==> flow/design.v <==
module fifo_sync #(
    parameter DATA_WIDTH = 8,
    parameter DEPTH      = 16
)(
    input  wire                  clk,
    input  wire                  rst,
    input  wire                  wr_en,
    input  wire [DATA_WIDTH-1:0] din,
    output wire                  full,
    input  wire                  rd_en,
    output reg  [DATA_WIDTH-1:0] dout,
    output wire                  empty
);
    localparam ADDR_WIDTH = $clog2(DEPTH);
    reg [DATA_WIDTH-1:0]   mem [0:DEPTH-1];
    reg [ADDR_WIDTH-1:0]   wr_ptr;
    reg [ADDR_WIDTH-1:0]   rd_ptr;
    reg [ADDR_WIDTH:0]     count;
    assign full  = (count == DEPTH);
    assign empty = (count == 0);
    always @(posedge clk) begin
        if (rst)
            wr_ptr <= 0;
        else if (wr_en && !full) begin
            mem[wr_ptr]                 <= din;
            wr_ptr                      <= wr_ptr + 1'b1;
        end
    end
    always @(posedge clk) begin
        if (rst) begin
            rd_ptr <= 0;
            dout   <= 0;
        end else if (rd_en && !empty) begin
            dout   <= mem[rd_ptr];
            rd_ptr <= rd_ptr + 1'b1;
        end
    end
    always @(posedge clk) begin
        if (rst) count <= 0;
        else begin
            case ({wr_en && !full, rd_en && !empty})
                2'b10: count <= count + 1'b1;    
                2'b01: count <= count - 1'b1;    
                2'b11: count <= count;           
                default: count <= count;         
            endcase
        end
    end
endmodule
module uart_rx #(
    parameter integer CLOCK_FREQ = 125_000_000,
    parameter integer BAUD_RATE  = 1_953_125  
)(
    input  wire        clk,
    input  wire        rst,
    input  wire        rx,
    output reg  [7:0]  data_out,
    output reg         data_valid
);
    localparam integer TICKS_16X = CLOCK_FREQ / (BAUD_RATE * 16);
    localparam IDLE  = 2'b00;
    localparam START = 2'b01;
    localparam DATA  = 2'b10;
    localparam STOP  = 2'b11;
    reg [1:0]  current_state, next_state;
    reg [31:0] tick_cnt;
    reg [3:0]  sample_cnt;  
    reg [2:0]  bit_cnt;
    reg [7:0]  shift_reg;
    reg [1:0]  rx_sync;
    always @(posedge clk) begin
        if (rst) rx_sync <= 2'b11;
        else     rx_sync <= {rx_sync[0], rx};
    end
    wire rx_s = rx_sync[1];
    always @(posedge clk) begin
        if (rst) current_state <= IDLE;
        else     current_state <= next_state;
    end
    wire tick_done = (tick_cnt == TICKS_16X - 1);
    always @(*) begin
        next_state = current_state;
        case (current_state)
            IDLE: begin
                if (rx_s == 1'b0)  next_state = START;                   
            end
            START: begin
                if (tick_done && sample_cnt == 7 && rx_s == 1'b1)
                    next_state = IDLE;
                else if (tick_done && sample_cnt == 15)
                    next_state = DATA;  
            end
            DATA: begin
                if (tick_done && sample_cnt == 15 && bit_cnt == 7)
                    next_state = STOP;  
            end
            STOP: begin
                if (tick_done && sample_cnt == 15)
                    next_state = IDLE;  
            end
        endcase
    end
    always @(posedge clk) begin
        if (rst) begin
            tick_cnt   <= 0;
            sample_cnt <= 0;
            bit_cnt    <= 0;
            shift_reg  <= 8'b00;
            data_valid <= 1'b0;
            data_out   <= 8'b0;
        end else begin
            data_valid <= 1'b0;
            if (tick_cnt < TICKS_16X - 1) begin
                tick_cnt <= tick_cnt + 1;
            end else begin
                tick_cnt <= 0;
                case (current_state)
                    IDLE: begin
                        sample_cnt <= 0;
                        bit_cnt    <= 0;
                    end
                    START: begin
                        if (sample_cnt == 15) sample_cnt <= 0;
                        else                  sample_cnt <= sample_cnt + 1;
                    end
                    DATA: begin
                        if (sample_cnt == 7) begin
                            shift_reg[bit_cnt] <= rx_s;
                        end
                        if (sample_cnt == 15) begin
                            sample_cnt <= 0;
                            if (bit_cnt == 7) bit_cnt <= 0;
                            else              bit_cnt <= bit_cnt + 1;
                        end else begin
                            sample_cnt <= sample_cnt + 1;
                        end
                    end
                    STOP: begin
                        if (sample_cnt == 15) begin
                            sample_cnt <= 0;
                            data_out   <= shift_reg;
                            data_valid <= 1'b1;
                        end else begin
                            sample_cnt <= sample_cnt + 1;
                        end
                    end
                endcase
            end
        end
    end
endmodule
module uart_tx #(
    parameter integer CLOCK_FREQ = 125_000_000,
    parameter integer BAUD_RATE  = 1_953_125  
)(
    input  wire       clk,
    input  wire       rst,
    input  wire [7:0] data_in,
    input  wire       data_valid,
    output reg        tx,
    output reg        tx_ready
);
    localparam integer TICKS_PER_BIT = CLOCK_FREQ / BAUD_RATE;
    localparam IDLE     = 1'b0;
    localparam ACTIVE   = 1'b1;
    reg         current_state, next_state;
    reg [31:0]  tick_cnt;
    reg [3:0]   bit_cnt;      
    reg [9:0]   tx_frame;
    wire        bit_done;
    always @(posedge clk) begin
        if (rst)    current_state <= IDLE;
        else        current_state <= next_state;
    end
    always @(*) begin
        next_state = current_state;
        case (current_state)
            IDLE:   if (data_valid) next_state = ACTIVE;
            ACTIVE: if (bit_done)   next_state = (bit_cnt == 9) ? IDLE : ACTIVE;
        endcase
    end
    always @(posedge clk) begin
        if (rst) begin
            tx         <= 1'b1;
            tx_ready   <= 1'b1;
        end else begin
            case (current_state)
                IDLE: begin
                    tx       <= 1'b1;  
                    tx_ready <= 1'b1;
                    if (data_valid) begin
                        tx_frame <= {1'b1, data_in, 1'b0};
                        tx       <= 1'b0; 
                        bit_cnt  <= 0;
                        tick_cnt <= 0;
                        tx_ready <= 1'b0;
                    end
                end
                ACTIVE: begin
                    if (bit_done) begin
                        tick_cnt <= 0;
                        if (bit_cnt == 9) begin
                            tx      <= 1'b1; 
                        end else begin
                            tx      <= tx_frame[bit_cnt + 1];
                            bit_cnt <= bit_cnt + 1;
                        end
                    end else begin
                        tick_cnt    <= tick_cnt + 1;
                    end
                end
            endcase
        end
    end
    assign bit_done = (tick_cnt == TICKS_PER_BIT - 1);
endmodule
module protocol_handler(
    input wire          clk,
    input wire          rst,
    output reg          rx_rd,
    input  wire         rx_empty,
    input  wire [7:0]   rx_data,
    output reg          tx_wr,
    input  wire         tx_full,
    output reg [7:0]    tx_data,
    input wire          card_OK,     
    input wire [31:0]   UID,         
    input wire          dispensing_active, 
    output reg [4:0]    dispenser_start,
    output reg [3:0]    count_A, count_B, count_C, count_D, count_E,
    input  wire [4:0]   input_ir,
    output reg          led1
);
    localparam CMD_MAX = 32;
    localparam IDLE       = 3'd0;
    localparam FETCH      = 3'd1;
    localparam WAIT_RX    = 3'd2;
    localparam PROCESS    = 3'd3;
    localparam RESPOND    = 3'd4;
    localparam TRANSMIT   = 3'd5;
    localparam WAIT_TX    = 3'd6;
    localparam RFID_SEND  = 3'd7;
    reg [2:0] current_state, next_state;
    reg       system_authorized;          
    reg       session_captured;           
    reg [31:0] session_uid;
    reg       disp_active_prev;
    reg [7:0] rx_buf [0:CMD_MAX-1];
    reg [7:0] tx_buf [0:CMD_MAX-1];
    reg [5:0] rx_len;
    reg [5:0] tx_len;
    reg [5:0] tx_idx;
    wire [7:0] rx_upper = (rx_data >= 8'h61 && rx_data <= 8'h7A) ? (rx_data - 8'h20) : rx_data;
    localparam LOCKOUT   = 200_000;    
    localparam BLINK_BIT = 11;         
    reg [$clog2(LOCKOUT+1)-1:0] lockout_cnt;
    reg [BLINK_BIT:0] blink_timer;
    always @(posedge clk) begin
        if (rst) begin
            current_state    <= IDLE;
            disp_active_prev <= 1'b0;
        end else begin
            current_state    <= next_state;
            disp_active_prev <= dispensing_active;
        end
    end
    always @(*) begin
        next_state = current_state;
        if (card_OK && system_authorized && !session_captured && lockout_cnt == 0 && current_state == IDLE) begin
            next_state = RFID_SEND;
        end 
        else if (disp_active_prev && !dispensing_active && current_state == IDLE) begin
            next_state = RESPOND;
        end
        else begin
            case (current_state)
                IDLE:
                    if (!rx_empty) next_state = FETCH;
                FETCH:
                    next_state = WAIT_RX;
                WAIT_RX:
                    next_state = PROCESS;
                PROCESS: begin
                    if (rx_len == 0 && (rx_upper <= 8'h20)) next_state = IDLE;
                    else if (rx_upper == 8'h0A || rx_upper == 8'h0D) begin
                        if (rx_len == 1 && rx_buf[0] == "T") next_state = RFID_SEND;
                        else next_state = RESPOND;
                    end
                    else if (rx_len >= CMD_MAX) next_state = IDLE;
                    else next_state = IDLE;
                end
                RESPOND:
                    if (tx_len > 0) next_state = TRANSMIT;
                    else            next_state = IDLE;
                RFID_SEND:
                    next_state = TRANSMIT;
                TRANSMIT: begin
                    if (tx_idx < tx_len) begin
                        if (!tx_full) next_state = WAIT_TX;
                        else          next_state = TRANSMIT;
                    end else begin
                        next_state = IDLE;
                    end
                end
                WAIT_TX:
                    next_state = TRANSMIT;
                default: next_state = IDLE;
            endcase
        end
    end
    always @(posedge clk) begin
        if (rst) begin
            rx_rd             <= 1'b0;
            tx_wr             <= 1'b0;
            rx_len            <= 6'd0;
            tx_len            <= 6'd0;
            tx_idx            <= 6'd0;
            system_authorized <= 1'b0;
            session_captured  <= 1'b0;
            led1              <= 1'b0;
            lockout_cnt       <= 0;
            blink_timer       <= 0;
            session_uid       <= 32'h0;
            dispenser_start   <= 5'b00000;
            count_A           <= 4'd0;
            count_B           <= 4'd0;
            count_C           <= 4'd0;
            count_D           <= 4'd0;
            count_E           <= 4'd0;
        end else begin
            rx_rd <= 1'b0;
            tx_wr <= 1'b0;
            if (!system_authorized) begin
                led1        <= 1'b0;
                blink_timer <= 0;
            end else begin
                blink_timer <= blink_timer + 1'b1;
                if (session_captured) begin
                    led1 <= 1'b1;            
                end else begin
                    led1 <= blink_timer[BLINK_BIT];  
                end
            end
            if (lockout_cnt > 0) lockout_cnt <= lockout_cnt - 1;
            case (next_state)
                FETCH: begin
                    rx_rd <= 1'b1;
                end
                PROCESS: begin
                    if (current_state == WAIT_RX) begin
                        if (rx_len < CMD_MAX && rx_upper > 8'h20 && rx_upper != 8'h0A && rx_upper != 8'h0D) begin
                            rx_buf[rx_len] <= rx_upper;
                            rx_len         <= rx_len + 1'b1;
                        end
                    end
                end
                RESPOND: begin
                    tx_len          <= 0;
                    tx_idx          <= 0;
                    dispenser_start <= 5'b00000;
                    if (disp_active_prev && !dispensing_active) begin
						tx_buf[0] <= "D"; 
						tx_buf[1] <= "O"; 
						tx_buf[2] <= "N"; 
						tx_buf[3] <= "E"; 
						tx_buf[4] <= 8'h0A;
						tx_len    <= 5;
                    end
                    else if (rx_len == 5 && rx_buf[0] == "S" && rx_buf[1] == "T" && rx_buf[2] == "A" && rx_buf[3] == "R" && rx_buf[4] == "T") begin
                        system_authorized <= 1'b1;
                        session_captured  <= 1'b0;
                        session_uid       <= 32'h0;
                    end
                    else if (rx_len == 3 && rx_buf[0] == "E" && rx_buf[1] == "N" && rx_buf[2] == "D") begin
						system_authorized <= 1'b0;
						session_captured  <= 1'b0;
						session_uid       <= 32'h0;
						tx_buf[0] <= "S"; 
						tx_buf[1] <= "T"; 
						tx_buf[2] <= "K"; 
						tx_buf[3] <= ":";
						tx_buf[4] <= input_ir[4] ? 8'h31 : 8'h30;
						tx_buf[5] <= input_ir[3] ? 8'h31 : 8'h30;
						tx_buf[6] <= input_ir[2] ? 8'h31 : 8'h30;
						tx_buf[7] <= input_ir[1] ? 8'h31 : 8'h30;
						tx_buf[8] <= input_ir[0] ? 8'h31 : 8'h30;
						tx_buf[9] <= 8'h0A;
						tx_len    <= 10;
                    end
                    else if (system_authorized) begin
                        if (rx_len == 4 && rx_buf[0] == "P" && rx_buf[1] == "I" && rx_buf[2] == "N" && rx_buf[3] == "G") begin
							tx_buf[0] <= "P"; 
							tx_buf[1] <= "O"; 
							tx_buf[2] <= "N"; 
							tx_buf[3] <= "G"; 
							tx_buf[4] <= 8'h0A;
							tx_len    <= 5;
                        end
                        else if (rx_len == 14 && rx_buf[0] == "M" && rx_buf[1] == "E" && rx_buf[2] == "D" && !dispensing_active) begin
							count_A <= rx_buf[5] - 8'h30; 
							count_B <= rx_buf[7] - 8'h30; 
							count_C <= rx_buf[9] - 8'h30;
							count_D <= rx_buf[11] - 8'h30; 
							count_E <= rx_buf[13] - 8'h30;
							if (rx_buf[5]  > 8'h30) dispenser_start[0] <= 1'b1;
							if (rx_buf[7]  > 8'h30) dispenser_start[1] <= 1'b1;
							if (rx_buf[9]  > 8'h30) dispenser_start[2] <= 1'b1;
							if (rx_buf[11] > 8'h30) dispenser_start[3] <= 1'b1;
							if (rx_buf[13] > 8'h30) dispenser_start[4] <= 1'b1;
							tx_buf[0] <= "D"; 
							tx_buf[1] <= "I"; 
							tx_buf[2] <= "S"; 
							tx_buf[3] <= "P"; 
							tx_buf[4] <= "E"; 
							tx_buf[5] <= "N";
							tx_buf[6] <= "S"; 
							tx_buf[7] <= "I"; 
							tx_buf[8] <= "N"; 
							tx_buf[9] <= "G"; 
							tx_buf[10]<= "."; 
							tx_buf[11]<= ".";
							tx_buf[12]<= "."; 
							tx_buf[13]<= 8'h0A;
							tx_len    <= 14;
                        end else begin
                            tx_buf[0] <= "E"; tx_buf[1] <= "R"; tx_buf[2] <= "R"; tx_buf[3] <= 8'h0A;
                            tx_len    <= 4;
                        end
                    end
                    rx_len <= 6'd0;
                end
                RFID_SEND: begin
					session_captured 	<= 1'b1;  
					session_uid      	<= UID;
					tx_buf[0] 			<= "P"; 
					tx_buf[1] 			<= "I"; 
					tx_buf[2] 			<= "D"; 
					tx_buf[3] 			<= ":";
					tx_buf[4] 			<= UID[31:24]; 
					tx_buf[5] 			<= UID[23:16]; 
					tx_buf[6] 			<= UID[15:8]; 
					tx_buf[7] 			<= UID[7:0];
					tx_buf[8] 			<= 8'h0A;
					tx_len    			<= 9;
					tx_idx    			<= 0;
					rx_len    			<= 0;
					lockout_cnt 		<= LOCKOUT;
                end
                WAIT_TX: begin
                    tx_data <= tx_buf[tx_idx];
                    tx_wr   <= 1'b1;
                    tx_idx  <= tx_idx + 1'b1;
                end 
            endcase
        end
    end
endmodule
module uart_controller (
    input  wire         clk,
    input  wire         rst,
    input  wire         rx,
    output wire         tx,
    output wire         led1,
    input  wire [31:0]  UID,
    input  wire         card_OK,
    input  wire [4:0]   ir_status,
    input  wire         dispensing_active,
    output wire [4:0]   dispenser_start,
    output wire [3:0]   count_A, count_B, count_C, count_D, count_E
);
    wire [7:0]  rx_data_raw;
    wire        rx_valid_raw;
    wire [7:0]  rx_fifo_dout;
    wire        rx_fifo_empty;
    wire        rx_fifo_rd;
    wire [7:0]  tx_fifo_din;
    wire        tx_fifo_full;
    wire        tx_wr_en;
    wire [7:0]  tx_fifo_dout;
    wire        tx_fifo_empty;   
    wire        tx_ready;
    reg [1:0] current_state, next_state;
    reg        tx_fifo_rd;     
    reg        tx_data_valid;  
    localparam IDLE       = 2'b00;
    localparam FETCH_FIFO = 2'b01;
    localparam SEND_UART  = 2'b10;
    localparam WAIT_ACK   = 2'b11; 
    always @(posedge clk) begin
        if (rst)    current_state <= IDLE;
        else        current_state <= next_state;
    end
    always @(*) begin
        next_state = current_state;
        case (current_state)
            IDLE: begin
                if (!tx_fifo_empty && tx_ready) next_state = FETCH_FIFO;
            end
            FETCH_FIFO: begin
                next_state = SEND_UART;
            end
            SEND_UART: begin
                next_state = WAIT_ACK;
            end
            WAIT_ACK: begin
                if (!tx_ready) next_state = IDLE;
            end
            default: next_state = IDLE;
        endcase
    end
    always @(posedge clk) begin
        if (rst) begin
            tx_fifo_rd     <= 1'b0;
            tx_data_valid  <= 1'b0;
        end else begin
            tx_fifo_rd     <= 1'b0;
            tx_data_valid  <= 1'b0;
            case (next_state)
                FETCH_FIFO: begin
                    tx_fifo_rd    <= 1'b1; 
                end
                SEND_UART: begin
                    tx_data_valid <= 1'b1; 
                end
            endcase
        end
    end
    uart_rx u_rx (
        .clk        (clk), 
        .rst        (rst), 
        .rx         (rx),
        .data_out   (rx_data_raw), 
        .data_valid (rx_valid_raw)
    );
    fifo_sync rx_fifo (
        .clk        (clk), 
        .rst        (rst),
        .wr_en      (rx_valid_raw), 
        .din        (rx_data_raw),
        .rd_en      (rx_fifo_rd), 
        .dout       (rx_fifo_dout), 
        .empty      (rx_fifo_empty),
        .full       () 
    );
    protocol_handler handler (
        .clk        (clk), 
        .rst        (rst),
        .rx_rd      (rx_fifo_rd), 
        .rx_empty   (rx_fifo_empty), 
        .rx_data    (rx_fifo_dout),
        .tx_wr      (tx_wr_en), 
        .tx_full    (tx_fifo_full), 
        .tx_data    (tx_fifo_din),
        .led1       (led1), 
        .card_OK    (card_OK),
        .UID        (UID),
        .input_ir   (ir_status),
        .dispensing_active      (dispensing_active),
        .dispenser_start        (dispenser_start),
        .count_A                (count_A),
        .count_B                (count_B),
        .count_C                (count_C),
        .count_D                (count_D),
        .count_E                (count_E)
    );
    fifo_sync tx_fifo (
        .clk        (clk), 
        .rst        (rst),
        .wr_en      (tx_wr_en), 
        .din        (tx_fifo_din),
        .rd_en      (tx_fifo_rd), 
        .dout       (tx_fifo_dout), 
        .empty      (tx_fifo_empty),
        .full       (tx_fifo_full)
    );
    uart_tx u_tx (
        .clk        (clk), 
        .rst        (rst),
        .data_in    (tx_fifo_dout), 
        .data_valid (tx_data_valid),
        .tx         (tx), 
        .tx_ready   (tx_ready)
    );
endmodule
module spi_master #(
    parameter DATA_WIDTH = 16,      
    parameter CLK_DIV    = 32,      
    parameter CPOL       = 0,       
    parameter CPHA       = 0,       
    parameter LSB_FIRST  = 0,        
    parameter LEAD_TICKS = 15,
    parameter LAG_TICKS  = 15
)(
    input  wire                   clk,
    input  wire                   rst,
    input  wire                   start,
    input  wire [DATA_WIDTH-1:0]  tx_data,
    output reg  [DATA_WIDTH-1:0]  rx_data,
    output reg                    busy,
    output reg                    sclk,
    output reg                    mosi,
    input  wire                   miso,
    output reg                    cs_n
);
    reg [$clog2(CLK_DIV)-1:0]   clk_cnt;
    reg [$clog2(DATA_WIDTH):0]  bit_cnt;
    reg [DATA_WIDTH-1:0]        shift_reg;
    reg [1:0]                   miso_sync; 
    localparam IDLE     = 2'b00;
    localparam LEAD_IN  = 2'b01;
    localparam TRANSFER = 2'b10;
    localparam DONE     = 2'b11;
    reg [1:0] state;
    always @(posedge clk) miso_sync <= {miso_sync[0], miso};
    wire sample_edge = (CPHA == 0); 
    always @(posedge clk) begin
        if (rst) begin
            state     <= IDLE;
            sclk      <= CPOL;
            cs_n      <= 1;
            mosi      <= 0;
            rx_data   <= 0;
            bit_cnt   <= 0;
            clk_cnt   <= 0;
            shift_reg <= 0;
            busy      <= 0;
        end else begin
            case (state)
                IDLE: begin
                    cs_n    <= 1;
                    sclk    <= CPOL;
                    busy    <= 0;
                    clk_cnt <= 0;
                    if (start) begin
                        state     <= LEAD_IN;
                        shift_reg <= tx_data;
                        busy      <= 1;
                    end
                end
                LEAD_IN: begin
                    cs_n    <= 0;
                    clk_cnt <= clk_cnt + 1;
                    mosi    <= LSB_FIRST ? shift_reg[0] : shift_reg[DATA_WIDTH-1];
                    if (clk_cnt == LEAD_TICKS) begin
                        state   <= TRANSFER;
                        bit_cnt <= DATA_WIDTH;
                        clk_cnt <= 0;
                    end
                end
                TRANSFER: begin
                    if (bit_cnt > 0) begin
                        clk_cnt <= clk_cnt + 1;
                        if (clk_cnt == CLK_DIV/2 - 1) begin
                            sclk <= ~sclk;
                            if (sample_edge) begin
                                shift_reg <= LSB_FIRST ? {miso_sync[1], shift_reg[DATA_WIDTH-1:1]} : {shift_reg[DATA_WIDTH-2:0], miso_sync[1]};
                            end else begin
                                mosi <= LSB_FIRST ? shift_reg[0] : shift_reg[DATA_WIDTH-1];
                            end
                        end 
                        else if (clk_cnt == CLK_DIV - 1) begin
                            sclk    <= ~sclk;
                            clk_cnt <= 0;
                            bit_cnt <= bit_cnt - 1;
                            if (sample_edge) begin
                                if (bit_cnt > 1) 
                                    mosi <= LSB_FIRST ? shift_reg[0] : shift_reg[DATA_WIDTH-1];
                            end else begin
                                shift_reg <= LSB_FIRST ? {miso_sync[1], shift_reg[DATA_WIDTH-1:1]} : {shift_reg[DATA_WIDTH-2:0], miso_sync[1]};
                            end
                        end
                    end else begin
                        state   <= DONE;
                        clk_cnt <= 0;
                        rx_data <= shift_reg;
                    end
                end
                DONE: begin
                    clk_cnt <= clk_cnt + 1;
                    if (clk_cnt == LAG_TICKS) begin
                        cs_n    <= 1;
                        sclk    <= CPOL;
                        state   <= IDLE;
                    end
                end
            endcase
        end
    end
endmodule
module rc522 (
    input               clk,             
    input               rst,           
    input               miso,            
    output              sclk,            
    output              mosi,            
    output              cs_n,            
    output reg          nrst_pd,             
    output reg [31:0]   UID,             
    output reg          card_OK          
);
 localparam  	CommandReg              = 8'h01 << 1,    
                ComIEnReg               = 8'h02 << 1,    
                DivIEnReg               = 8'h03 << 1,    
                ComIrqReg               = 8'h04 << 1,    
                DivIrqReg               = 8'h05 << 1,    
                ErrorReg                = 8'h06 << 1,    
                Status1Reg              = 8'h07 << 1,    
                Status2Reg              = 8'h08 << 1,    
                FIFODataReg             = 8'h09 << 1,    
                FIFOLevelReg            = 8'h0A << 1,    
                WaterLevelReg           = 8'h0B << 1,    
                ControlReg              = 8'h0C << 1,    
                BitFramingReg           = 8'h0D << 1,    
                CollReg                 = 8'h0E << 1,    
                ModeReg                 = 8'h11 << 1,    
                TxModeReg               = 8'h12 << 1,    
                RxModeReg               = 8'h13 << 1,    
                TxControlReg            = 8'h14 << 1,    
                TxASKReg                = 8'h15 << 1,    
                TxSelReg                = 8'h16 << 1,    
                RxSelReg                = 8'h17 << 1,    
                RxThresholdReg          = 8'h18 << 1,    
                DemodReg                = 8'h19 << 1,    
                MfTxReg                 = 8'h1C << 1,    
                MfRxReg                 = 8'h1D << 1,    
                SerialSpeedReg          = 8'h1F << 1,    
                CRCResultRegH           = 8'h21 << 1,    
                CRCResultRegL           = 8'h22 << 1,
                ModWidthReg             = 8'h24 << 1,    
                RFCfgReg                = 8'h26 << 1,    
                GsNReg                  = 8'h27 << 1,    
                CWGsPReg                = 8'h28 << 1,    
                ModGsPReg               = 8'h29 << 1,    
                TModeReg                = 8'h2A << 1,    
                TPrescalerReg           = 8'h2B << 1,    
                TReloadRegH             = 8'h2C << 1,    
                TReloadRegL             = 8'h2D << 1,
                TCounterValueRegH       = 8'h2E << 1,    
                TCounterValueRegL       = 8'h2F << 1,
                TestSel1Reg             = 8'h31 << 1,    
                TestSel2Reg             = 8'h32 << 1,    
                TestPinEnReg            = 8'h33 << 1,    
                TestPinValueReg         = 8'h34 << 1,    
                TestBusReg              = 8'h35 << 1,    
                AutoTestReg             = 8'h36 << 1,    
                VersionReg              = 8'h37 << 1,    
                AnalogTestReg           = 8'h38 << 1,    
                TestDAC1Reg             = 8'h39 << 1,    
                TestDAC2Reg             = 8'h3A << 1,    
                TestADCReg              = 8'h3B << 1;    
    localparam  PCD_Idle                = 8'h00,         
                PCD_Mem                 = 8'h01,         
                PCD_GenerateRandomID    = 8'h02,         
                PCD_CalcCRC             = 8'h03,         
                PCD_Transmit            = 8'h04,         
                PCD_NoCmdChange         = 8'h07,         
                PCD_Receive             = 8'h08,         
                PCD_Transceive          = 8'h0C,         
                PCD_MFAuthent           = 8'h0E,         
                PCD_SoftReset           = 8'h0F;         
    localparam  PICC_CMD_REQA           = 8'h26,         
                PICC_CMD_WUPA          = 8'h52,          
		PICC_CMD_CT            = 8'h88,          
                PICC_CMD_SEL_CL1       = 8'h93,          
                PICC_CMD_SEL_CL2       = 8'h95,          
                UltraPICC_CMD_SEL_CL3       = 8'h97,          
		PICC_CMD_HLTA          = 8'h50,          
                PICC_CMD_RATS          = 8'hE0,          
                PICC_CMD_MF_AUTH_KEY_A = 8'h60,          
                PICC_CMD_MF_AUTH_KEY_B = 8'h61,          
                PICC_CMD_MF_READ       = 8'h30,          
                PICC_CMD_MF_WRITE      = 8'hA0,          
                PICC_CMD_MF_DECREMENT  = 8'hC0,          
                PICC_CMD_MF_INCREMENT  = 8'hC1,          
                PICC_CMD_MF_RESTORE    = 8'hC2,          
                PICC_CMD_MF_TRANSFER   = 8'hB0,          
                PICC_CMD_UL_WRITE      = 8'hA2;          
    reg         spi_start;  
    reg [15:0]  data_tx;    
    wire [15:0] data_rx;    
    wire        spi_busy;	 
    reg         new_card;	 
    spi_master #(
        .DATA_WIDTH     (16),
        .CLK_DIV        (32),
        .CPOL           (0),
        .CPHA           (0),
        .LEAD_TICKS     (15),
        .LAG_TICKS      (15)
    ) spi_module (
        .clk            (clk),
        .rst            (rst),
        .start          (spi_start),
        .tx_data        (data_tx),
        .rx_data        (data_rx),
        .sclk           (sclk),
        .mosi           (mosi),
        .miso           (miso),
        .cs_n           (cs_n),
        .busy           (spi_busy)
    );
    localparam  STEP_BITS = 10;          
    reg [31:0]  cnt;					 
    reg [2:0]   cnt_2; 					 
    reg [7:0]   FIFOLevelReg_Value;	 
    reg [7:0]   BCC;					 
    reg [9:0] instr_step;  
    task spi_write;
        input [7:0] reg_addr;
        input [7:0] value;
        begin
            spi_start   <= 1;
            data_tx     <= {reg_addr, value};	 
        end										 
    endtask
    task spi_read;
        input [7:0] reg_addr;
        begin
            spi_start   <= 1;							 
            data_tx     <= {reg_addr | 8'h80, 8'h00};	 
        end
    endtask
    always @(posedge clk) begin
        if (rst) begin
            instr_step      <= 0;
            spi_start       <= 0;
            nrst_pd             <= 1;   				 
            UID             <= 32'h00000000;
            cnt             <= 0;
            cnt_2           <= 0;
            new_card        <= 0;
            card_OK         <= 0;
        end else begin													 
            if  (&cnt[4:0] && spi_start)                                     
                spi_start   <= 0;											
            if  (&cnt[STEP_BITS-1:0] && ~spi_busy) begin                              
                case (instr_step)											 
                    1:  nrst_pd <= 0;                                            
                    2:  nrst_pd <= 1;                                            
                    50: spi_write (TxModeReg,       8'h00);                  
                    51: spi_write (RxModeReg,       8'h00);                  
                    52: spi_write (ModWidthReg,     8'h26);                  
                    53: spi_write (TModeReg,        8'h80);                  
                    54: spi_write (TPrescalerReg,   8'hA9);            
                    55: spi_write (TReloadRegH,     8'h03);
                    56: spi_write (TReloadRegL,     8'hE8);
                    57: spi_write (TxASKReg,        8'h40);                  
                    58: spi_write (ModeReg,         8'h3D);                  
                    59: spi_read  (TxControlReg);							 
                    60: spi_write (TxControlReg,    8'h03 | data_rx[7:0]);        
                    62: spi_write (CommandReg,      PCD_Idle);               
                    63: spi_write (ComIrqReg,       8'h7F);                  
                    64: spi_write (FIFOLevelReg,    8'h80);                  
                    65: spi_write (FIFODataReg,     PICC_CMD_REQA);          
                    66: spi_write (BitFramingReg,   8'h07);                  
                    67: spi_write (CommandReg,      PCD_Transceive);         
                    68: spi_write (BitFramingReg,   8'h87);                  
                    70: spi_read  (ComIrqReg);                               
                    71: if (data_rx[5])                                      
                            new_card <= 1;
                    73: spi_write (FIFOLevelReg,    8'h80);                  
                    74: spi_write (FIFODataReg,     PICC_CMD_SEL_CL1);       
                    75: spi_write (FIFODataReg,     8'h20);
                    76: spi_write (BitFramingReg,   8'h00);                  
                    77: spi_write (CommandReg,      PCD_Transceive);         
                    78: spi_write (BitFramingReg,   8'h80);                  
                    83: spi_read  (FIFOLevelReg);
                    84: FIFOLevelReg_Value <= data_rx[7:0];
                    85: spi_read  (FIFODataReg);
                    86: UID[31:24] <= data_rx[7:0];
                    87: spi_read  (FIFODataReg);
                    88: UID[23:16] <= data_rx[7:0];
                    89: spi_read  (FIFODataReg);
                    90: UID[15:8] <= data_rx[7:0];
                    91: spi_read  (FIFODataReg);
                    92: UID[7:0] <= data_rx[7:0];
                    93: spi_read  (FIFODataReg);
                    94: BCC <= data_rx[7:0];                                     
                    95: new_card <= 0;
                    96: if ((FIFOLevelReg_Value == 5) && (BCC == (UID[31:24] ^ UID[23:16] ^ UID[15:8] ^ UID[7:0])))
                            card_OK <= 1;
                    97: card_OK <= 0;
                endcase
                if (instr_step == 72 && ~new_card) begin  
                    cnt_2 <= cnt_2 + 1;
                    if (cnt_2 == 5) begin
                        cnt_2 <= 0;
                        instr_step <= 62;
                    end else
                        instr_step <= 70;
                end else if (instr_step == 501)
                    instr_step <= 62;
                else
                    instr_step <= instr_step + 1;
            end
            cnt <= cnt + 1;
        end
    end
endmodule
module servo_fsm_unit (
    input  wire clk,             
    input  wire rst,             
    input  wire start_trigger,   
    input  wire [3:0] num_turns, 
    output reg  pwm_out,
    output reg  busy            
);
    localparam FRAME_COUNT = 200;        
    localparam MIN_PULSE   = 20;         
    localparam MAX_PULSE   = 101;        
    localparam STEP        = 5;          
    localparam ONE_SEC     = 2_000;      
    localparam ST_IDLE       = 3'b000;
    localparam ST_PAUSE_LOW  = 3'b001;  
    localparam ST_SWEEP_UP   = 3'b010;
    localparam ST_PAUSE_HIGH = 3'b011;  
    localparam ST_SWEEP_DOWN = 3'b100;
    localparam ST_CHECK      = 3'b101;
    reg [2:0]  state;
    reg [$clog2(FRAME_COUNT)-1:0] counter;
    reg [$clog2(FRAME_COUNT)-1:0] pulse_width;
    reg [3:0]  current_turn;
    reg [$clog2(ONE_SEC)-1:0] wait_counter; 
    reg start_reg;
    wire start_edge = (start_trigger && !start_reg);
    always @(posedge clk) begin
        if (rst) begin
            state <= ST_IDLE;
            counter <= 0;
            pulse_width <= MIN_PULSE;
            current_turn <= 0;
            pwm_out <= 0;
            busy <= 0;
            start_reg <= 0;
            wait_counter <= 0;
        end else begin
            start_reg <= start_trigger;
            if (counter >= FRAME_COUNT - 1) counter <= 0;
            else counter <= counter + 1;
            pwm_out <= (counter < pulse_width);
            case (state)
                ST_IDLE: begin
                    busy <= 0;
                    current_turn <= 0;
                    pulse_width <= MIN_PULSE;
                    if (start_edge && num_turns > 0) begin
                        state <= ST_PAUSE_LOW;
                        busy <= 1;
                        wait_counter <= 0;
                    end
                end
                ST_PAUSE_LOW: begin
                    pulse_width <= MIN_PULSE;
                    if (wait_counter >= ONE_SEC - 1) begin
                        state <= ST_SWEEP_UP;
                        wait_counter <= 0;
                    end else begin
                        wait_counter <= wait_counter + 1;
                    end
                end
                ST_SWEEP_UP: begin
                    if (counter == 0) begin 
                        if (pulse_width >= MAX_PULSE) begin
                            state <= ST_PAUSE_HIGH;
                            wait_counter <= 0;
                        end else begin
                            pulse_width <= pulse_width + STEP;
                        end
                    end
                end
                ST_PAUSE_HIGH: begin
                    pulse_width <= MAX_PULSE;
                    if (wait_counter >= ONE_SEC - 1) begin
                        state <= ST_SWEEP_DOWN;
                        wait_counter <= 0;
                    end else begin
                        wait_counter <= wait_counter + 1;
                    end
                end
                ST_SWEEP_DOWN: begin
                    if (counter == 0) begin
                        if (pulse_width <= MIN_PULSE) begin
                            state <= ST_CHECK;
                        end else begin
                            pulse_width <= pulse_width - STEP;
                        end
                    end
                end
                ST_CHECK: begin
                    if (current_turn + 1 >= num_turns) begin
                        state <= ST_IDLE;
                    end else begin
                        current_turn <= current_turn + 1;
                        state <= ST_PAUSE_LOW;
                        wait_counter <= 0;
                    end
                end
                default: state <= ST_IDLE;
            endcase
        end
    end
endmodule
module servo_fsm_unit_anticlockwise (
    input  wire clk,             
    input  wire rst,             
    input  wire start_trigger,   
    input  wire [3:0] num_turns, 
    output reg  pwm_out,
    output reg  busy            
);
    localparam FRAME_COUNT = 200;        
    localparam MIN_PULSE   = 20;         
    localparam START_PULSE = 98;         
    localparam STEP        = 5;          
    localparam ONE_SEC     = 2_000;      
    localparam ST_IDLE        = 3'b000;
    localparam ST_PAUSE_START = 3'b001;  
    localparam ST_SWEEP_DOWN  = 3'b010;  
    localparam ST_PAUSE_MIN   = 3'b011;  
    localparam ST_SWEEP_UP    = 3'b100;  
    localparam ST_CHECK       = 3'b101;
    reg [2:0]  state;
    reg [$clog2(FRAME_COUNT)-1:0] counter;
    reg [$clog2(FRAME_COUNT)-1:0] pulse_width;
    reg [3:0]  current_turn;
    reg [$clog2(ONE_SEC)-1:0] wait_counter; 
    reg start_reg;
    wire start_edge = (start_trigger && !start_reg);
    always @(posedge clk) begin
        if (rst) begin
            state <= ST_IDLE;
            counter <= 0;
            pulse_width <= START_PULSE; 
            current_turn <= 0;
            pwm_out <= 0;
            busy <= 0;
            start_reg <= 0;
            wait_counter <= 0;
        end else begin
            start_reg <= start_trigger;
            if (counter >= FRAME_COUNT - 1) counter <= 0;
            else counter <= counter + 1;
            pwm_out <= (counter < pulse_width);
            case (state)
                ST_IDLE: begin
                    busy <= 0;
                    current_turn <= 0;
                    pulse_width <= START_PULSE; 
                    if (start_edge && num_turns > 0) begin
                        state <= ST_PAUSE_START;
                        busy <= 1;
                        wait_counter <= 0;
                    end
                end
                ST_PAUSE_START: begin
                    pulse_width <= START_PULSE;
                    if (wait_counter >= ONE_SEC - 1) begin
                        state <= ST_SWEEP_DOWN;
                        wait_counter <= 0;
                    end else begin
                        wait_counter <= wait_counter + 1;
                    end
                end
                ST_SWEEP_DOWN: begin
                    if (counter == 0) begin 
                        if (pulse_width <= MIN_PULSE) begin
                            state <= ST_PAUSE_MIN;
                            wait_counter <= 0;
                        end else begin
                            pulse_width <= pulse_width - STEP;
                        end
                    end
                end
                ST_PAUSE_MIN: begin
                    pulse_width <= MIN_PULSE;
                    if (wait_counter >= ONE_SEC - 1) begin
                        state <= ST_SWEEP_UP;
                        wait_counter <= 0;
                    end else begin
                        wait_counter <= wait_counter + 1;
                    end
                end
                ST_SWEEP_UP: begin
                    if (counter == 0) begin
                        if (pulse_width >= START_PULSE) begin
                            state <= ST_CHECK;
                        end else begin
                            pulse_width <= pulse_width + STEP;
                        end
                    end
                end
                ST_CHECK: begin
                    if (current_turn + 1 >= num_turns) begin
                        state <= ST_IDLE;
                    end else begin
                        current_turn <= current_turn + 1;
                        state <= ST_PAUSE_START; 
                        wait_counter <= 0;
                    end
                end
                default: state <= ST_IDLE;
            endcase
        end
    end
endmodule
module system_top (
    input  wire         clk, 
    input  wire         rst,
    input  wire         rx,
    output wire         tx,
    input  wire         miso,
    output wire         sclk,
    output wire         mosi,
    output wire         cs_n,
    output wire         nrst_pd,
    output wire [4:0]   pwm_servos,  
    input  wire [4:0]   input_ir,
	output wire [4:0] led_busy,
	output wire         led1, led2
);
    wire [31:0] UID;
    wire        card_OK;
    wire [4:0] disp_start;
    wire [3:0] s_count [0:4];   
    wire [4:0] busy_servo;
    wire dispensing_active = |busy_servo;
    assign led2     = dispensing_active;
	assign led_busy = busy_servo;
    rc522 rfid_inst (
        .clk            (clk),
        .rst            (rst),
        .miso           (miso),
        .sclk           (sclk),
        .mosi           (mosi),
        .cs_n           (cs_n),
        .nrst_pd        (nrst_pd),
        .UID            (UID),
        .card_OK        (card_OK)
    );
    wire [3:0] count_A, count_B, count_C, count_D, count_E;
    assign s_count[0] = count_A;
    assign s_count[1] = count_B;
    assign s_count[2] = count_C;
    assign s_count[3] = count_D;
    assign s_count[4] = count_E;
    uart_controller comm_inst(
        .clk            (clk),
        .rst            (rst),
        .rx             (rx),
        .tx             (tx),
        .led1           (led1),
        .UID            (UID),
        .card_OK        (card_OK),
        .ir_status      (input_ir),
        .dispensing_active  (dispensing_active),
        .dispenser_start    (disp_start),
        .count_A        (count_A),
        .count_B        (count_B),
        .count_C        (count_C),
        .count_D        (count_D),
        .count_E        (count_E)
    );
    genvar i;
    generate
        for (i = 1; i < 5; i = i + 1) begin: servo_dispensers
            servo_fsm_unit servo_inst1(
                .clk            (clk),
                .rst            (rst),
                .start_trigger  (disp_start[i]),
                .num_turns      (s_count[i]),
                .pwm_out        (pwm_servos[i]),
                .busy           (busy_servo[i])
            );
        end
    endgenerate
	servo_fsm_unit_anticlockwise servo_inst2(
		.clk            (clk),
		.rst            (rst),
		.start_trigger  (disp_start[0]),
		.num_turns      (s_count[0]),
		.pwm_out        (pwm_servos[0]),
		.busy           (busy_servo[0])
	);
endmodule
Tool chain data of system_top. The steps from the RTL of system_top to its reports follow in flow order. Lines are those of the file above, counted from 1. Operators: Yosys type, input widths -> output width; for muxes data width and select width s. A cell with n/a has no value.

Top: system_top. Clock port: clk. Standard-cell library: sky130hd. Timing corner: tt_025C_1v80.

Word level. Source: Yosys, flattened and elaborated. Widths are those after wreduce. Registers that Yosys merges into a memory's read port (data or address) are not register bits. Print and check cells do not count. Memory sizes are those after Yosys's memory passes, which may raise the word count (mostly to a power of two), join words into wider ones and drop unused or constant bits.

Flip-flop bits (word level): 647. Under bits in writable memories stands 512. Memory cells: 3. For output and inout port bits the number is 17.

Memories: comm_inst.handler.rx_buf (words 32, width 8, line 248) `reg [7:0] rx_buf [0:CMD_MAX-1];`; comm_inst.rx_fifo.mem (words 16, width 8, line 15) `reg [DATA_WIDTH-1:0]   mem [0:DEPTH-1];`; comm_inst.tx_fifo.mem (words 16, width 8, line 15).

The figure for add/subtract/negate cells is 54. The figure for order comparisons is 51. The figure for equal/unequal tests is 248. Under shift operators stands 3. Mux-type cells: 356. For bitwise gates (word level) the number is 20. Reductions and logical operators: 201.

Operators with widths (count): $mux 8 (77); $pmux 16 s25 (1); $eq 10x7->1 const B (29); $mux 11 (25); $pmux 8 s30 (1); $pmux 11 s4 (5); $ge 32x4->1 (5); $pmux 8 s4 (5); $pmux 8 s2 (9); $mux 3 (45); $eq 10x6->1 const B (13); $eq 8x7->1 const B (15); $add 32x1->32 const B (3); $eq 5x5->1 const B (19); $mux 1 (91); $pmux 3 s6 (5); $ne 2x1->1 const B (40); $mux 5 (16); $mux 4 (19); $reduce_and 5->1 (15); $ne 2x2->1 const B (34); $pmux 32 s2 (1); $mux 32 (2); $eq 3x3->1 const B (19); $reduce_and 7->1 (8); $pmux 4 s2 (7); $add 11x1->11 const B (5); $ge 11x11->1 const B (5).

Not listed: further kinds 100, cells in them 414.

Logic depth. Longest topological path by Yosys (ltp), each cell counted once; first at word level (registers and memories cut), then after technology mapping (sequential cells cut; the memories' decode and read muxes count).

For word-level depth the number is 14. The entry for ABC_AREA reads 1. Under depth in mapped cells stands 19.

Synthesis result. Source: synth_stat.txt of the flow (Yosys; design flattened, memories mapped). It holds for the ABC_AREA given above (unset counts as 0); a run with the other value may have another netlist. The area totals of this step are shown rounded.

Cells by type (count): sky130_fd_sc_hd__edfxtp_1 (474); sky130_fd_sc_hd__dfxtp_1 (506); sky130_fd_sc_hd__nor2_1 (660); sky130_fd_sc_hd__inv_1 (638); sky130_fd_sc_hd__nand2_1 (548); sky130_fd_sc_hd__ha_1 (161); sky130_fd_sc_hd__o21ai_0 (325); sky130_fd_sc_hd__a21oi_1 (313); sky130_fd_sc_hd__nand3_1 (206); sky130_fd_sc_hd__nor3_1 (159); sky130_fd_sc_hd__xor2_1 (60); sky130_fd_sc_hd__nand4_1 (74); sky130_fd_sc_hd__o221ai_1 (51); sky130_fd_sc_hd__o211ai_1 (55); sky130_fd_sc_hd__clkbuf_1 (103); sky130_fd_sc_hd__nor4_1 (60); sky130_fd_sc_hd__a211oi_1 (44); sky130_fd_sc_hd__xnor2_1 (37).

Other cell types: 50; their cells: 355.

Cell count: 4829. Under synthesis area stands 44400 sq um. Sequential part of the area: 24400 sq um. The figure for mapped flip-flops is 980. The figure for buffers is 140.

Timing after synthesis. Source: OpenSTA report_checks on the synthesized netlist (no wires, ideal clock, input and output delay 20% of the period each), path of least setup slack; recovery checks are left aside. Register names are those of the netlist, which keeps one name where synthesis merged equal registers.

Path kind: input -> register. Start point: input port rst. End point: register comm_inst.handler.tx_buf[5][0]. Under period stands 8.0 ns. For input delay the number is 1.600 ns. Library setup time: 0.422 ns. The figure for launch time at the first pin is 1.600 ns. For arrival time the number is 3.688 ns. For required time the number is 7.578 ns. The figure for slack is 3.890 ns. Delay of the path: 2.510 ns. Stages: 5. The figure for path buffers is 2. Under synthesis period reached stands 4.11 ns.

"delay of the path" is the arrival time less input delay plus setup time. "stages": output pins that drive a net of the path, with the launching flip-flop's if there is one; two outputs of one cell count as two. "synthesis period reached" is the clock period less the worst setup slack; recovery checks do not enter. This is arithmetic on one report: input and output delays are still those of the set period (20% each). The rows between start and end are the longest chain of elaborated cells between them; the timing report does not say that the signal goes this way. Where chains are equally long, one stands for them. Each line given opens the expression or statement behind the cell; cells for indexed reads and writes are added by Yosys, which also makes memories of some case tables. At most two assigning lines are given for a register; there are more.

Cell sequence: sky130_fd_sc_hd__clkinv_1 > sky130_fd_sc_hd__clkbuf_1 > sky130_fd_sc_hd__clkbuf_1 > sky130_fd_sc_hd__o21ai_0 > sky130_fd_sc_hd__a21oi_1. For cells in the longest elaborated chain the number is 2. For elaborated cells between the ends (all ways) the number is 2. Under source lines of those cells stands 0. Classes of those cells: 1 x logic; 1 x reduce/logical.

Ends and longest elaborated chain, after synthesis: start, declared (line 1108) `input  wire         rst,`; $not 1->1; $reduce_and 7->1; end, assigned (line 383) `tx_buf[5] <= input_ir[3] ? 8'h31 : 8'h30;`; end, assigned (line 415) `tx_buf[5] <= "N";`; end, declared (line 249) `reg [7:0] tx_buf [0:CMD_MAX-1];`.

Path in the finished layout. From the final timing report of job 1: the path of least setup slack in the routed layout; clock arrival at registers is part of the times.

Path kind: register -> register. Start point: register comm_inst.handler.rx_len[1]. End point: memory comm_inst.handler.rx_buf[7][0]. Under period stands 4.27 ns. Library setup time: 0.28 ns. The figure for launch time at the first pin is 0.71 ns. For arrival time the number is 3.60 ns. For required time the number is 4.68 ns. The figure for slack is 1.08 ns. Stages: 13. The figure for path buffers is 0.

The rows between start and end are the longest chain of elaborated cells between them; the timing report does not say that the signal goes this way. Where chains are equally long, one stands for them. At most two assigning lines are given for a register; there are more. Only ways into the end's enable, where the timed path ends, are counted here.

Cell sequence: sky130_fd_sc_hd__dfxtp_1 > sky130_fd_sc_hd__inv_1 > sky130_fd_sc_hd__ha_1 > sky130_fd_sc_hd__nand2_1 > sky130_fd_sc_hd__nor4_2 > sky130_fd_sc_hd__nand4_1 > sky130_fd_sc_hd__nand2_1 > sky130_fd_sc_hd__nand3_2 > sky130_fd_sc_hd__nand2_2 > sky130_fd_sc_hd__nand4_4 > sky130_fd_sc_hd__nor2_4 > sky130_fd_sc_hd__nand2_1 > sky130_fd_sc_hd__nor2_2. For cells in the longest elaborated chain the number is 11. For elaborated cells between the ends (all ways) the number is 23. Under source lines of those cells stands 10. Classes of those cells: 1 x compare; 2 x eq/ne; 14 x mux; 6 x reduce/logical.

Ends and longest elaborated chain, after layout: start, declared (line 250) `reg [5:0] rx_len;`; start, assigned (line 315) `rx_len            <= 6'd0;`; start, assigned (line 353) `rx_len         <= rx_len + 1'b1;`; $eq 6x1->1 (line 286) `if (rx_len == 1 && rx_buf[0] == "T") next_state = RFID_SEND;`; $logic_and 1x1->1 (line 286); $mux 2 (line 286); $mux 3 (line 285) `else if (rx_upper == 8'h0A || rx_upper == 8'h0D) begin`; $mux 3 (line 284) `if (rx_len == 0 && (rx_upper <= 8'h20)) next_state = IDLE;`; $pmux 3 s7 (line 276) `case (current_state)`; $mux 3 (line 272) `else if (disp_active_prev && !dispensing_active && current_state == IDLE) begin`; $mux 3 (line 269) `if (card_OK && system_authorized && !session_captured && lockout_cnt == 0 && current_state == IDLE) begin`; $eq 3x2->1 (line 345) `case (next_state)`; $mux 5 (line 345); $mux 5 (line 312) `if (rst) begin`; end, declared (line 248) `reg [7:0] rx_buf [0:CMD_MAX-1];`.

Memo
Re: implementation data of system_top

Module system_top, platform sky130hd: 4 stored runs of the flow (Yosys, OpenROAD) with differing settings, in no particular order. Input and output delays are each 20% of the period that was set; the output load is 0.01 pF. "period achieved": clock period set for the run, less the worst setup slack. It is reckoned from that one timing run; input and output delays stay at 20% of the period that was set. "critical path time" means the part of the period allowed to the worst setup path (the constraints hold back 20% at inputs and 20% at outputs) less its slack; where the path has registers, the arrival times of their clocks count too. "total power after layout": no workload was simulated; the value follows from the tool's default switching activity. The measured numbers are rounded.

Job 1 has these settings: ABC_AREA 1; CELL_PAD_IN_SITES_DETAIL_PLACEMENT 1; CELL_PAD_IN_SITES_GLOBAL_PLACEMENT 2; CORE_MARGIN 5; CORE_UTILIZATION 40; CTS_CLUSTER_DIAMETER 280; CTS_CLUSTER_SIZE 96; GPL_ROUTABILITY_DRIVEN 1; GPL_TIMING_DRIVEN 1; MAX_ROUTING_LAYER met4; PLACE_DENSITY 0.53; SETUP_SLACK_MARGIN 0.9; SLEW_MARGIN 40; period_ns 4.27; CAP_MARGIN 20. The measured die footprint is 118000 sq um. The worst hold slack after layout reads 0.372 ns. The measured standard-cell area after routing is 47200 sq um. The critical path time is 3.19 ns. Kind of the worst setup path: register -> register. The final utilization stands at 42.7 %. For the period achieved the run shows 3.188 ns. The measured summed negative setup slack is 0.000 ns. The total power after layout comes to 0.0142 W. The worst slack on setup checks is 1.08 ns. The measured Yosys chip area after synthesis is 44400 sq um.

Job 2 has these settings: CELL_PAD_IN_SITES_GLOBAL_PLACEMENT 3; CORE_ASPECT_RATIO 1.03; CORE_MARGIN 2; CORE_UTILIZATION 64; CTS_CLUSTER_DIAMETER 20; GPL_ROUTABILITY_DRIVEN 0; GPL_TIMING_DRIVEN 0; SETUP_SLACK_MARGIN 0.37; SLEW_MARGIN 20; period_ns 4.69; CAP_MARGIN 20. Outcome: incomplete, placement halted on GPL-0301.

Job 3 has these settings: CORE_UTILIZATION 40; SETUP_SLACK_MARGIN 1.34; period_ns 4.8; CAP_MARGIN 20; CORE_MARGIN 2; SLEW_MARGIN 20. The measured die footprint is 112000 sq um. The worst hold slack after layout reads 0.331 ns. The measured standard-cell area after routing is 49100 sq um. The critical path time is 3.32 ns. Kind of the worst setup path: register -> register. The final utilization stands at 45.2 %. For the period achieved the run shows 3.323 ns. The measured summed negative setup slack is 0.000 ns. The total power after layout comes to 0.0172 W. The worst slack on setup checks is 1.48 ns. The measured Yosys chip area after synthesis is 43700 sq um.

Job 4 has these settings: ABC_AREA 1; CELL_PAD_IN_SITES_DETAIL_PLACEMENT 1; CELL_PAD_IN_SITES_GLOBAL_PLACEMENT 2; CORE_MARGIN 5; CORE_UTILIZATION 40; CTS_CLUSTER_DIAMETER 150; CTS_CLUSTER_SIZE 96; GPL_ROUTABILITY_DRIVEN 1; GPL_TIMING_DRIVEN 1; MAX_ROUTING_LAYER met4; PLACE_DENSITY_LB_ADDON 0.04; SETUP_SLACK_MARGIN 0.9; SLEW_MARGIN 40; period_ns 4.27; CAP_MARGIN 20. The measured die footprint is 118000 sq um. The worst hold slack after layout reads 0.350 ns. The measured standard-cell area after routing is 47900 sq um. The critical path time is 3.09 ns. Kind of the worst setup path: register -> register. The final utilization stands at 43.4 %. For the period achieved the run shows 3.088 ns. The measured summed negative setup slack is 0.000 ns. The total power after layout comes to 0.0153 W. The worst slack on setup checks is 1.18 ns. The measured Yosys chip area after synthesis is 44400 sq um.
